==> flow/design.v <==
module ari_unit #(parameter width =16,parameter MSB=32)  
(      input      [width-1:0] A,
       input      [width-1:0] B,
       input                  clk,
       input                  rest,
       input      [1:0]       alu_fun,
       input                  ari_EN,
       output reg [width-1:0] ari_out,  
       output reg             carry_out,
       output reg             ari_flag
       );
       reg  [width-1:0] ari_out_reg;  
 always @(posedge clk or negedge rest)  
       begin 
         if(!rest)
        ari_out <='b0;
      else
          ari_out <=ari_out_reg;
       end  
 always @(*)
      begin 
        carry_out=1'b0;
        ari_flag=1'b0;
        ari_out_reg='b0;
        if(ari_EN)
          begin
          case(alu_fun)    
          2'b00: begin
                 { carry_out,ari_out_reg}=A+B;
                  ari_flag=1'b1;
                  end 
          2'b01:begin
                {carry_out,ari_out_reg}=A-B;                  
                 ari_flag=1'b1;
                end                               
          2'b10:begin
                ari_out_reg=A*B;
                ari_flag=1'b1;
                end                                 
          2'b11:begin
                if(B=='b0)
                  ari_out_reg={width{1'b1}};  
                else
                  ari_out_reg=A/B;
                ari_flag=1'b1;
               end                   
          default: ari_out_reg='b0; 
          endcase
        end  
        else
            begin
            ari_out_reg='b0;
            end   
      end
  endmodule   
module cmp_unit #(parameter width =16)  
(      input      [width-1:0] A,
       input      [width-1:0] B,
       input                  clk,
       input                  rest,
       input      [1:0]       alu_fun,
       input                  cmp_EN,
       output reg [width-1:0] cmp_out,
       output reg             cmp_flag
       );
       reg [width-1:0]  cmp_out_reg; 
 always @(posedge clk or negedge rest)   
       begin 
         if(!rest)
        cmp_out <='b0;
      else
          cmp_out <=cmp_out_reg;
       end  
 always @(*)
      begin 
        cmp_flag=1'b0;
        cmp_out_reg=1'b0;
        if(cmp_EN)
          begin
              case(alu_fun)    
              2'b00: begin
                        cmp_out_reg='b0;
                        cmp_flag=1'b1;
                     end                                       
              2'b01:begin
                     if(A==B)
                       begin
                        cmp_out_reg='b1;
                        cmp_flag=1'b1;
                       end 
                      else
                        begin
                        cmp_out_reg='b0;
                        end
                    end
              2'b10:begin
                     if(A>B)
                       begin
                        cmp_out_reg='b10;
                        cmp_flag=1'b1;
                       end 
                      else
                        begin
                        cmp_out_reg='b0;
                        end
                    end
              2'b11:begin
                     if(A<B)
                       begin
                        cmp_out_reg='b11;
                        cmp_flag=1'b1;
                       end 
                      else
                        begin
                        cmp_out_reg='b0;
                        end
                    end
              default: cmp_out_reg='b0; 
              endcase
       end        
       else
          begin
          cmp_out_reg='b0;
          end 
      end
  endmodule   
module log_unit #(parameter width =16)  
(      input      [width-1:0] A,
       input      [width-1:0] B,
       input                  clk,
       input                  rest,
       input      [1:0]       alu_fun,
       input                  log_EN,
       output reg [width-1:0] log_out,
       output reg             log_flag
       );
       reg  [width-1:0] log_out_reg; 
 always @(posedge clk or negedge rest)   
       begin 
         if(!rest)
        log_out <=1'b0;
      else
          log_out <=log_out_reg;
       end  
 always @(*)
      begin 
        log_flag=1'b0;
        log_out_reg='b0;
        if(log_EN)
        begin  
             case(alu_fun)    
             2'b00: begin                    
                        log_out_reg=A&B;
                        log_flag=1'b1;
                    end                                     
            2'b01:begin     
                        log_out_reg=A|B;
                        log_flag=1'b1;
                   end     
            2'b10:begin                  
                        log_out_reg=~(A&B);
                        log_flag=1'b1;
                  end                    
           2'b11:begin           
                        log_out_reg=~(A|B);
                        log_flag=1'b1;
                 end                  
           default: log_out_reg='b0; 
          endcase  
        end
        else
            begin
            log_out_reg='b0;
            end
      end      
  endmodule   
module shift_unit #(parameter width =16)  
(      input      [width-1:0] A,
       input      [width-1:0] B,
       input                  clk,
       input                  rest,
       input      [1:0]       alu_fun,
       input                  shift_EN,
       output reg [(width*2)-1:0] shift_out,
       output reg             shift_flag
       );
       reg  [(width*2)-1:0]  shift_out_reg; 
 always @(posedge clk or negedge rest)   
       begin 
         if(!rest)
        shift_out <='b0;
      else
          shift_out <=shift_out_reg;
       end  
 always @(*)
      begin 
        shift_flag=1'b0;
        shift_out_reg='b0;
        if(shift_EN)
          begin
          case(alu_fun)    
              2'b00:begin              
                        shift_out_reg=A>>1;
                        shift_flag=1'b1;
                    end                                   
              2'b01:begin
                        shift_out_reg=A<<1;
                        shift_flag=1'b1;
                    end                 
              2'b10:begin
                        shift_out_reg=B>>1;
                        shift_flag=1'b1;
                    end 
              2'b11:begin   
                        shift_out_reg=B<<1;
                        shift_flag=1'b1;
                    end 
             default: shift_out_reg='b0; 
             endcase  
          end
          else
             begin
             shift_out_reg='b0;
             end
      end       
  endmodule   
module dec_unit   
(     
       input           [1:0]     alu_fun,
       output    reg             ari_EN,
       output    reg             log_EN,
       output    reg             cmp_EN,
       output    reg             shift_EN
       );
 always @(*)  
       begin 
       ari_EN=1'b0;
       log_EN=1'b0;
       cmp_EN=1'b0;
       shift_EN=1'b0;
       casex(alu_fun)
         2'b00:ari_EN=1'b1;
         2'b11:shift_EN=1'b1;
         2'b10:cmp_EN=1'b1;
         2'b01:log_EN=1'b1;
         default: begin
                   ari_EN=1'b0;
                   log_EN=1'b0;
                   cmp_EN=1'b0;
                   shift_EN=1'b0;
                  end
       endcase           
       end         
endmodule 
module ALU_TOP #(parameter wid =16,parameter MB=32)   
  (
   input  wire [wid-1:0] A,
   input  wire [wid-1:0] B,
   input  wire [3:0]     alu_fun,
   input  wire           clk,
   input  wire           rest,
   output wire  [wid-1:0]  ari_out,   
   output wire            carry_out,
   output wire            ari_flag,
   output wire  [wid-1:0] log_out,
   output wire            log_flag,
   output wire  [wid-1:0] cmp_out,
   output wire            cmp_flag,
   output wire  [wid-1:0] shift_out,
   output wire            shift_flag
   ); 
  wire  AR_EN,LO_EN,CM_EN,SH_EN; 
  wire [1:0]  ms,ls;
  assign ms=alu_fun[1:0];
  assign ls=alu_fun[3:2];
  ari_unit U_arithmatic (
  .A(A),
  .B(B),
  .clk(clk),
  .rest(rest),
  .alu_fun(ms),
  .ari_EN(AR_EN),
  .ari_out(ari_out),
  .carry_out(carry_out),
  .ari_flag(ari_flag)
  );
  cmp_unit U_compare (
  .A(A),
  .B(B),
  .clk(clk),
  .rest(rest),
  .alu_fun(ms),
  .cmp_EN(CM_EN),
  .cmp_out(cmp_out),
  .cmp_flag(cmp_flag)
  );
  log_unit U_logic (
  .A(A),
  .B(B),
  .clk(clk),
  .rest(rest),
  .alu_fun(ms),
  .log_EN(LO_EN),
  .log_out(log_out),
  .log_flag(log_flag)
  );
  shift_unit U_shift (
  .A(A),
  .B(B),
  .clk(clk),
  .rest(rest),
  .alu_fun(ms),
  .shift_EN(SH_EN),
  .shift_out(shift_out),
  .shift_flag(shift_flag)
  );
  dec_unit U_decoder (
  .alu_fun(ls),
  .cmp_EN(CM_EN),
  .ari_EN(AR_EN),
  .shift_EN(SH_EN),
  .log_EN(LO_EN)
  );
endmodule 
From RTL to reports: ALU_TOP
The steps from the RTL of ALU_TOP to its reports follow in flow order.
Line numbers count from 1 in the design file above.
Operators: Yosys type, input widths -> output width; for muxes data width and select width s.
Cell names lack the library's common part.
{"block": "design", "design": "ALU_TOP", "clk_port": "clk", "cell_library": "sky130hd", "pvt_corner": "tt_025C_1v80"}

Word-level counts
Yosys after proc, flatten, opt, wreduce and memory -nomap, before mapping. Enables and synchronous resets that opt folds into registers are not counted as muxes. Memory bits, and registers merged into a memory's read port (data or address), are not among the register bits. Print and check cells are not counted.
{"block": "bits", "reg_bits": 64, "out_inout_bits": 69, "wordCells": 57}
{"block": "classes", "addsub": 2, "mul": 1, "div_mod_pow": 1, "compare": 2, "n_eq": 7, "n_mux": 27, "bitwise": 4, "n_reduce_logical": 9}
{"block": "op_table", "op": "$div 16x16->16", "n": 1}
{"block": "op_table", "op": "$mul 16x16->16", "n": 1}
{"block": "op_table", "op": "$pmux 16 s4", "n": 4}
{"block": "op_table", "op": "$mux 16", "n": 5}
{"block": "op_table", "op": "$not 16->16", "n": 2}
{"block": "op_table", "op": "$add 16x16->17", "n": 1}
{"block": "op_table", "op": "$sub 16x16->17", "n": 1}
{"block": "op_table", "op": "$gt 16x16->1", "n": 1}
{"block": "op_table", "op": "$lt 16x16->1", "n": 1}
{"block": "op_table", "op": "$eq 16x16->1", "n": 1}
{"block": "op_table", "op": "$and 16x16->16", "n": 1}
{"block": "op_table", "op": "$or 16x16->16", "n": 1}
{"block": "op_table", "op": "$logic_not 16->1", "n": 1}
{"block": "op_table", "op": "$reduce_or 3->1", "n": 4}
{"block": "op_table", "op": "$mux 1", "n": 10}
{"block": "op_table", "op": "$eq 2x2->1 const B", "n": 4}
{"block": "op_table", "op": "$pmux 1 s2", "n": 4}
{"block": "op_table", "op": "$eq 2x1->1 const B", "n": 2}
{"block": "op_table", "op": "$logic_not 2->1", "n": 2}
{"block": "op_table", "op": "$reduce_or 4->1", "n": 1}
{"block": "op_table", "op": "$pmux 1 s4", "n": 1}
{"block": "op_table", "op": "$mux 2", "n": 2}
{"block": "op_table", "op": "$pmux 1 s3", "n": 1}
{"block": "op_table", "op": "$reduce_or 2->1", "n": 1}

Depth
Depth = most cells in a row (Yosys ltp): at word level without a register or memory, in the mapped netlist without a sequential cell, where the memories' decode and read muxes count.
{"block": "logic_depth", "ltp_word": 4, "abc_area": 0, "depth_mapped": 134, "ltp_nobuf": 124}

Netlist
Source: synth_stat.txt of the flow (Yosys; design flattened, memories mapped). It holds for the ABC_AREA given above (unset counts as 0); a run with the other value may have another netlist.
The area totals of this step are shown rounded.
{"block": "by_type", "type": "ha_1", "n": 236}
{"block": "by_type", "type": "fa_1", "n": 82}
{"block": "by_type", "type": "dfrtp_1", "n": 50}
{"block": "by_type", "type": "xnor2_1", "n": 86}
{"block": "by_type", "type": "nor2_1", "n": 197}
{"block": "by_type", "type": "a21oi_1", "n": 139}
{"block": "by_type", "type": "nand2_1", "n": 185}
{"block": "by_type", "type": "inv_1", "n": 168}
{"block": "by_type", "type": "o21ai_0", "n": 82}
{"block": "by_type", "type": "xor2_1", "n": 46}
{"block": "by_type", "type": "a21o_1", "n": 42}
{"block": "by_type", "type": "mux4_2", "n": 14}
{"block": "by_type", "type": "clkbuf_1", "n": 68}
{"block": "by_type", "type": "nor3_1", "n": 51}
{"block": "by_type", "type": "o21a_1", "n": 34}
{"block": "by_type", "type": "mux2i_1", "n": 21}
{"block": "by_type", "type": "mux2_2", "n": 17}
{"block": "by_type", "type": "a211oi_1", "n": 23}
Not listed: further types 71, cells in them 395.
{"block": "synth_totals", "stdcells": 1936, "area_mm2": 0.015, "seq_area_mm2": 0.00125, "ff_cells": 50, "n_buf": 98}
By module: a second synthesis without flattening, with its own total; a netlist apart from the flattened one above.
{"block": "hier_totals", "hier_cells": 1981, "area_unflattened_mm2": 0.0156}
Rows give one instance, submodules left out.
{"block": "modules", "mod": "ari_unit", "instances": 1, "cells": 1745, "area_mm2": 0.013}
{"block": "modules", "mod": "shift_unit", "instances": 1, "cells": 91, "area_mm2": 0.00112}
{"block": "modules", "mod": "log_unit", "instances": 1, "cells": 56, "area_mm2": 0.00079}
{"block": "modules", "mod": "cmp_unit", "instances": 1, "cells": 85, "area_mm2": 0.000639}
{"block": "modules", "mod": "dec_unit", "instances": 1, "cells": 4, "area_mm2": 0.0000263}
{"block": "modules", "mod": "ALU_TOP", "instances": 1, "cells": 0, "area_mm2": 0}

Path before layout
OpenSTA on the mapped netlist: ideal clock, no wires. The path of least setup slack (recovery checks aside). Input and output delay are each 20% of the period. Register names are those of the netlist, which keeps one name where synthesis merged equal registers.
{"block": "synth_timing", "path_kind": "input-to-reg", "from": "input B[0]", "to": "register U_arithmatic.ari_out[0]", "period_ps": 35000, "in_delay_ps": 7000, "launch_ps": 7000, "arrival_ps": 32253, "required_time_ps": 34871, "setup_slack_ps": 2618, "path_delay_ps": 25382, "path_stages": 122, "n_path_buf": 11, "synth_period_reached_ps": 32382}
"path_delay_ps" = arrival - input delay + setup time.
"path_stages": output pins that drive a net of the path, with the launching flip-flop's if there is one; two outputs of one cell count as two.
"synth_period_reached_ps" is the clock period less the worst setup slack; recovery checks do not enter. This is arithmetic on one report: input and output delays are still those of the set period (20% each).
Between the ends stands the longest chain of elaborated cells between them, by number of cells; it is not shown to be the way that was timed. Of several equally long chains one is given.
A line is the first line of the expression or statement that the cell stems from. Yosys adds cells for indexed reads and writes and turns some case tables into memories.
{"block": "synth_between", "path_cell_list": "clkbuf_1 -> clkinv_1 -> ha_1 -> a21oi_1 -> ha_1 -> or2_2 -> nand3_1 -> nor2_1 -> mux2_2 -> ha_1 -> nor2_1 -> a211o_1 -> nor2_1 -> nor2_1 -> a21oi_1 -> ha_1 -> o21a_1 -> o21a_1 -> [86 not listed] -> a31oi_1 -> a21o_1 -> nand2_1 -> a21o_1 -> clkbuf_1 -> nand2_1 -> o21ai_0 -> ha_1 -> a21boi_0 -> o21a_1 -> o21ai_0 -> nand2b_1 -> a21oi_1 -> nor2b_1 -> o21ai_0 -> nand2b_1 -> a211oi_1 -> o41ai_1", "elab_chain_len": 4, "cells_between": 8, "classes_between": "add/sub: 2; mul: 1; div: 1; mux: 3; reduce/logical: 1"}
{"block": "synth_rtl", "item": "start, declared", "line": 258, "source": "input  wire [wid-1:0] B,"}
{"block": "synth_rtl", "item": "$div 16x16->16", "line": 44, "source": "ari_out_reg=A/B;"}
{"block": "synth_rtl", "item": "$mux 16", "line": 41, "source": "if(B=='b0)"}
{"block": "synth_rtl", "item": "$pmux 16 s4", "line": 27, "source": "case(alu_fun)"}
{"block": "synth_rtl", "item": "$mux 16", "line": 25, "source": "if(ari_EN)"}
{"block": "synth_rtl", "item": "end, assigned", "line": 16, "source": "ari_out <='b0;"}
{"block": "synth_rtl", "item": "end, assigned", "line": 18, "source": "ari_out <=ari_out_reg;"}
{"block": "synth_rtl", "item": "end, declared", "line": 8, "source": "output reg [width-1:0] ari_out,"}

Timing after layout
Path of least setup slack in the final report of run 1 (OpenROAD, finished layout, wires in). Where an end is a register, its clock arrival counts in the times.
The report prints the path's times to 10 ps; the period is as set.
{"block": "layout_timing", "path_kind": "input-to-reg", "from": "input B[6]", "to": "register U_arithmatic.ari_out[0]", "period_ps": 29900, "in_delay_ps": 5980, "launch_ps": 5980, "arrival_ps": 30650, "required_time_ps": 30070, "setup_slack_ps": -570, "path_stages": 125, "n_path_buf": 13}
Between the ends stands the longest chain of elaborated cells between them, by number of cells; it is not shown to be the way that was timed. Of several equally long chains one is given.
{"block": "layout_between", "path_cell_list": "buf_4 -> or4_4 -> nor3_4 -> and3_4 -> buf_4 -> a21oi_2 -> ha_1 -> or3_1 -> nand3_4 -> nor2_4 -> nor2_1 -> a21oi_1 -> ha_1 -> o21ai_1 -> a211o_1 -> nor2_4 -> nor2_1 -> a21oi_1 -> [89 not listed] -> a31oi_1 -> a21o_1 -> nand2_2 -> a21o_1 -> clkbuf_8 -> nand2_1 -> o21ai_1 -> ha_1 -> a21boi_0 -> o21a_1 -> o21ai_1 -> nand2b_1 -> a21oi_2 -> nor2b_1 -> o21ai_1 -> nand2b_1 -> a211oi_2 -> o41ai_2", "elab_chain_len": 4, "cells_between": 5, "classes_between": "div: 1; mux: 3; reduce/logical: 1"}
{"block": "layout_rtl", "item": "start, declared", "line": 258, "source": "input  wire [wid-1:0] B,"}
{"block": "layout_rtl", "item": "$div 16x16->16", "line": 44, "source": "ari_out_reg=A/B;"}
{"block": "layout_rtl", "item": "$mux 16", "line": 41, "source": "if(B=='b0)"}
{"block": "layout_rtl", "item": "$pmux 16 s4", "line": 27, "source": "case(alu_fun)"}
{"block": "layout_rtl", "item": "$mux 16", "line": 25, "source": "if(ari_EN)"}
{"block": "layout_rtl", "item": "end, assigned", "line": 16, "source": "ari_out <='b0;"}
{"block": "layout_rtl", "item": "end, assigned", "line": 18, "source": "ari_out <=ari_out_reg;"}
{"block": "layout_rtl", "item": "end, declared", "line": 8, "source": "output reg [width-1:0] ari_out,"}

# Flow runs of ALU_TOP

Stored flow runs of ALU_TOP (4 of them; Yosys, OpenROAD, sky130hd). They differ in their settings and are not a sequence. Constraints: input delay and output delay 20% of the set period each, output load 0.01 pF.
"achieved_period_ps": clock period set for the run, less the worst setup slack. It is reckoned from that one timing run; input and output delays stay at 20% of the period that was set.
"worstPathTime_ps" means the part of the period allowed to the worst setup path (the constraints hold back 20% at inputs and 20% at outputs) less its slack; where the path has registers, the arrival times of their clocks count too.
"power_uw" rests on the timing tool's default activity at the inputs, not on a simulated workload.
"worstPathTime_ps" is given in steps of 10 ps.
Results are given in rounded form.

{"run": "run 1", "settings": { "CORE_ASPECT_RATIO": 1.67, "CORE_UTILIZATION": 20, "GPL_TIMING_DRIVEN": 0, "HOLD_SLACK_MARGIN": -0.04, "MAX_ROUTING_LAYER": "met4", "SETUP_SLACK_MARGIN": 1.21, "TNS_END_PERCENT": 15, "period_ns": 29.9, "CAP_MARGIN": 20, "CORE_MARGIN": 2, "SLEW_MARGIN": 20 }, "results": { "synth_chip_area_mm2": 0.015, "dieArea_mm2": 0.0772, "final_stdcell_area_mm2": 0.0198, "utilization_pct": 26.7, "worst_setup_slack_ps": -572, "timing.setup.tns_ps": -572, "power_uw": 894, "achieved_period_ps": 30472, "worstPathTime_ps": 24490, "path_kind": "input-to-reg" }}
{"run": "run 2", "settings": { "ABC_AREA": 1, "CELL_PAD_IN_SITES_GLOBAL_PLACEMENT": 2, "CORE_ASPECT_RATIO": 1.12, "CORE_MARGIN": 6, "CORE_UTILIZATION": 63, "CTS_CLUSTER_DIAMETER": 196, "CTS_CLUSTER_SIZE": 68, "GPL_ROUTABILITY_DRIVEN": 0, "GPL_TIMING_DRIVEN": 1, "MAX_ROUTING_LAYER": "met5", "PLACE_DENSITY": 0.51, "SLEW_MARGIN": 20, "TNS_END_PERCENT": 65, "period_ns": 29.5, "CAP_MARGIN": 20 }, "outcome": "no final report: placement broke off with GPL-0301"}
{"run": "run 3", "settings": { "CAP_MARGIN": 0, "CELL_PAD_IN_SITES_DETAIL_PLACEMENT": 2, "CORE_ASPECT_RATIO": 1.67, "CORE_MARGIN": 3, "CORE_UTILIZATION": 40, "CTS_CLUSTER_DIAMETER": 330, "CTS_CLUSTER_SIZE": 58, "GPL_ROUTABILITY_DRIVEN": 0, "GPL_TIMING_DRIVEN": 0, "MAX_ROUTING_LAYER": "met4", "PLACE_DENSITY_LB_ADDON": 0.23, "SLEW_MARGIN": 40, "TNS_END_PERCENT": 45, "period_ns": 35.0 }, "outcome": "no final report: routing broke off with ODB-0269"}
{"run": "run 4", "settings": { "ABC_AREA": 1, "CELL_PAD_IN_SITES_GLOBAL_PLACEMENT": 2, "CORE_ASPECT_RATIO": 1.12, "CORE_MARGIN": 2, "CORE_UTILIZATION": 63, "CTS_CLUSTER_DIAMETER": 196, "CTS_CLUSTER_SIZE": 68, "MAX_ROUTING_LAYER": "met4", "PLACE_DENSITY": 0.5, "SETUP_SLACK_MARGIN": -0.4, "SLEW_MARGIN": 20, "TNS_END_PERCENT": 65, "period_ns": 29.5, "CAP_MARGIN": 20 }, "outcome": "no final report: placement broke off with GPL-0301"}
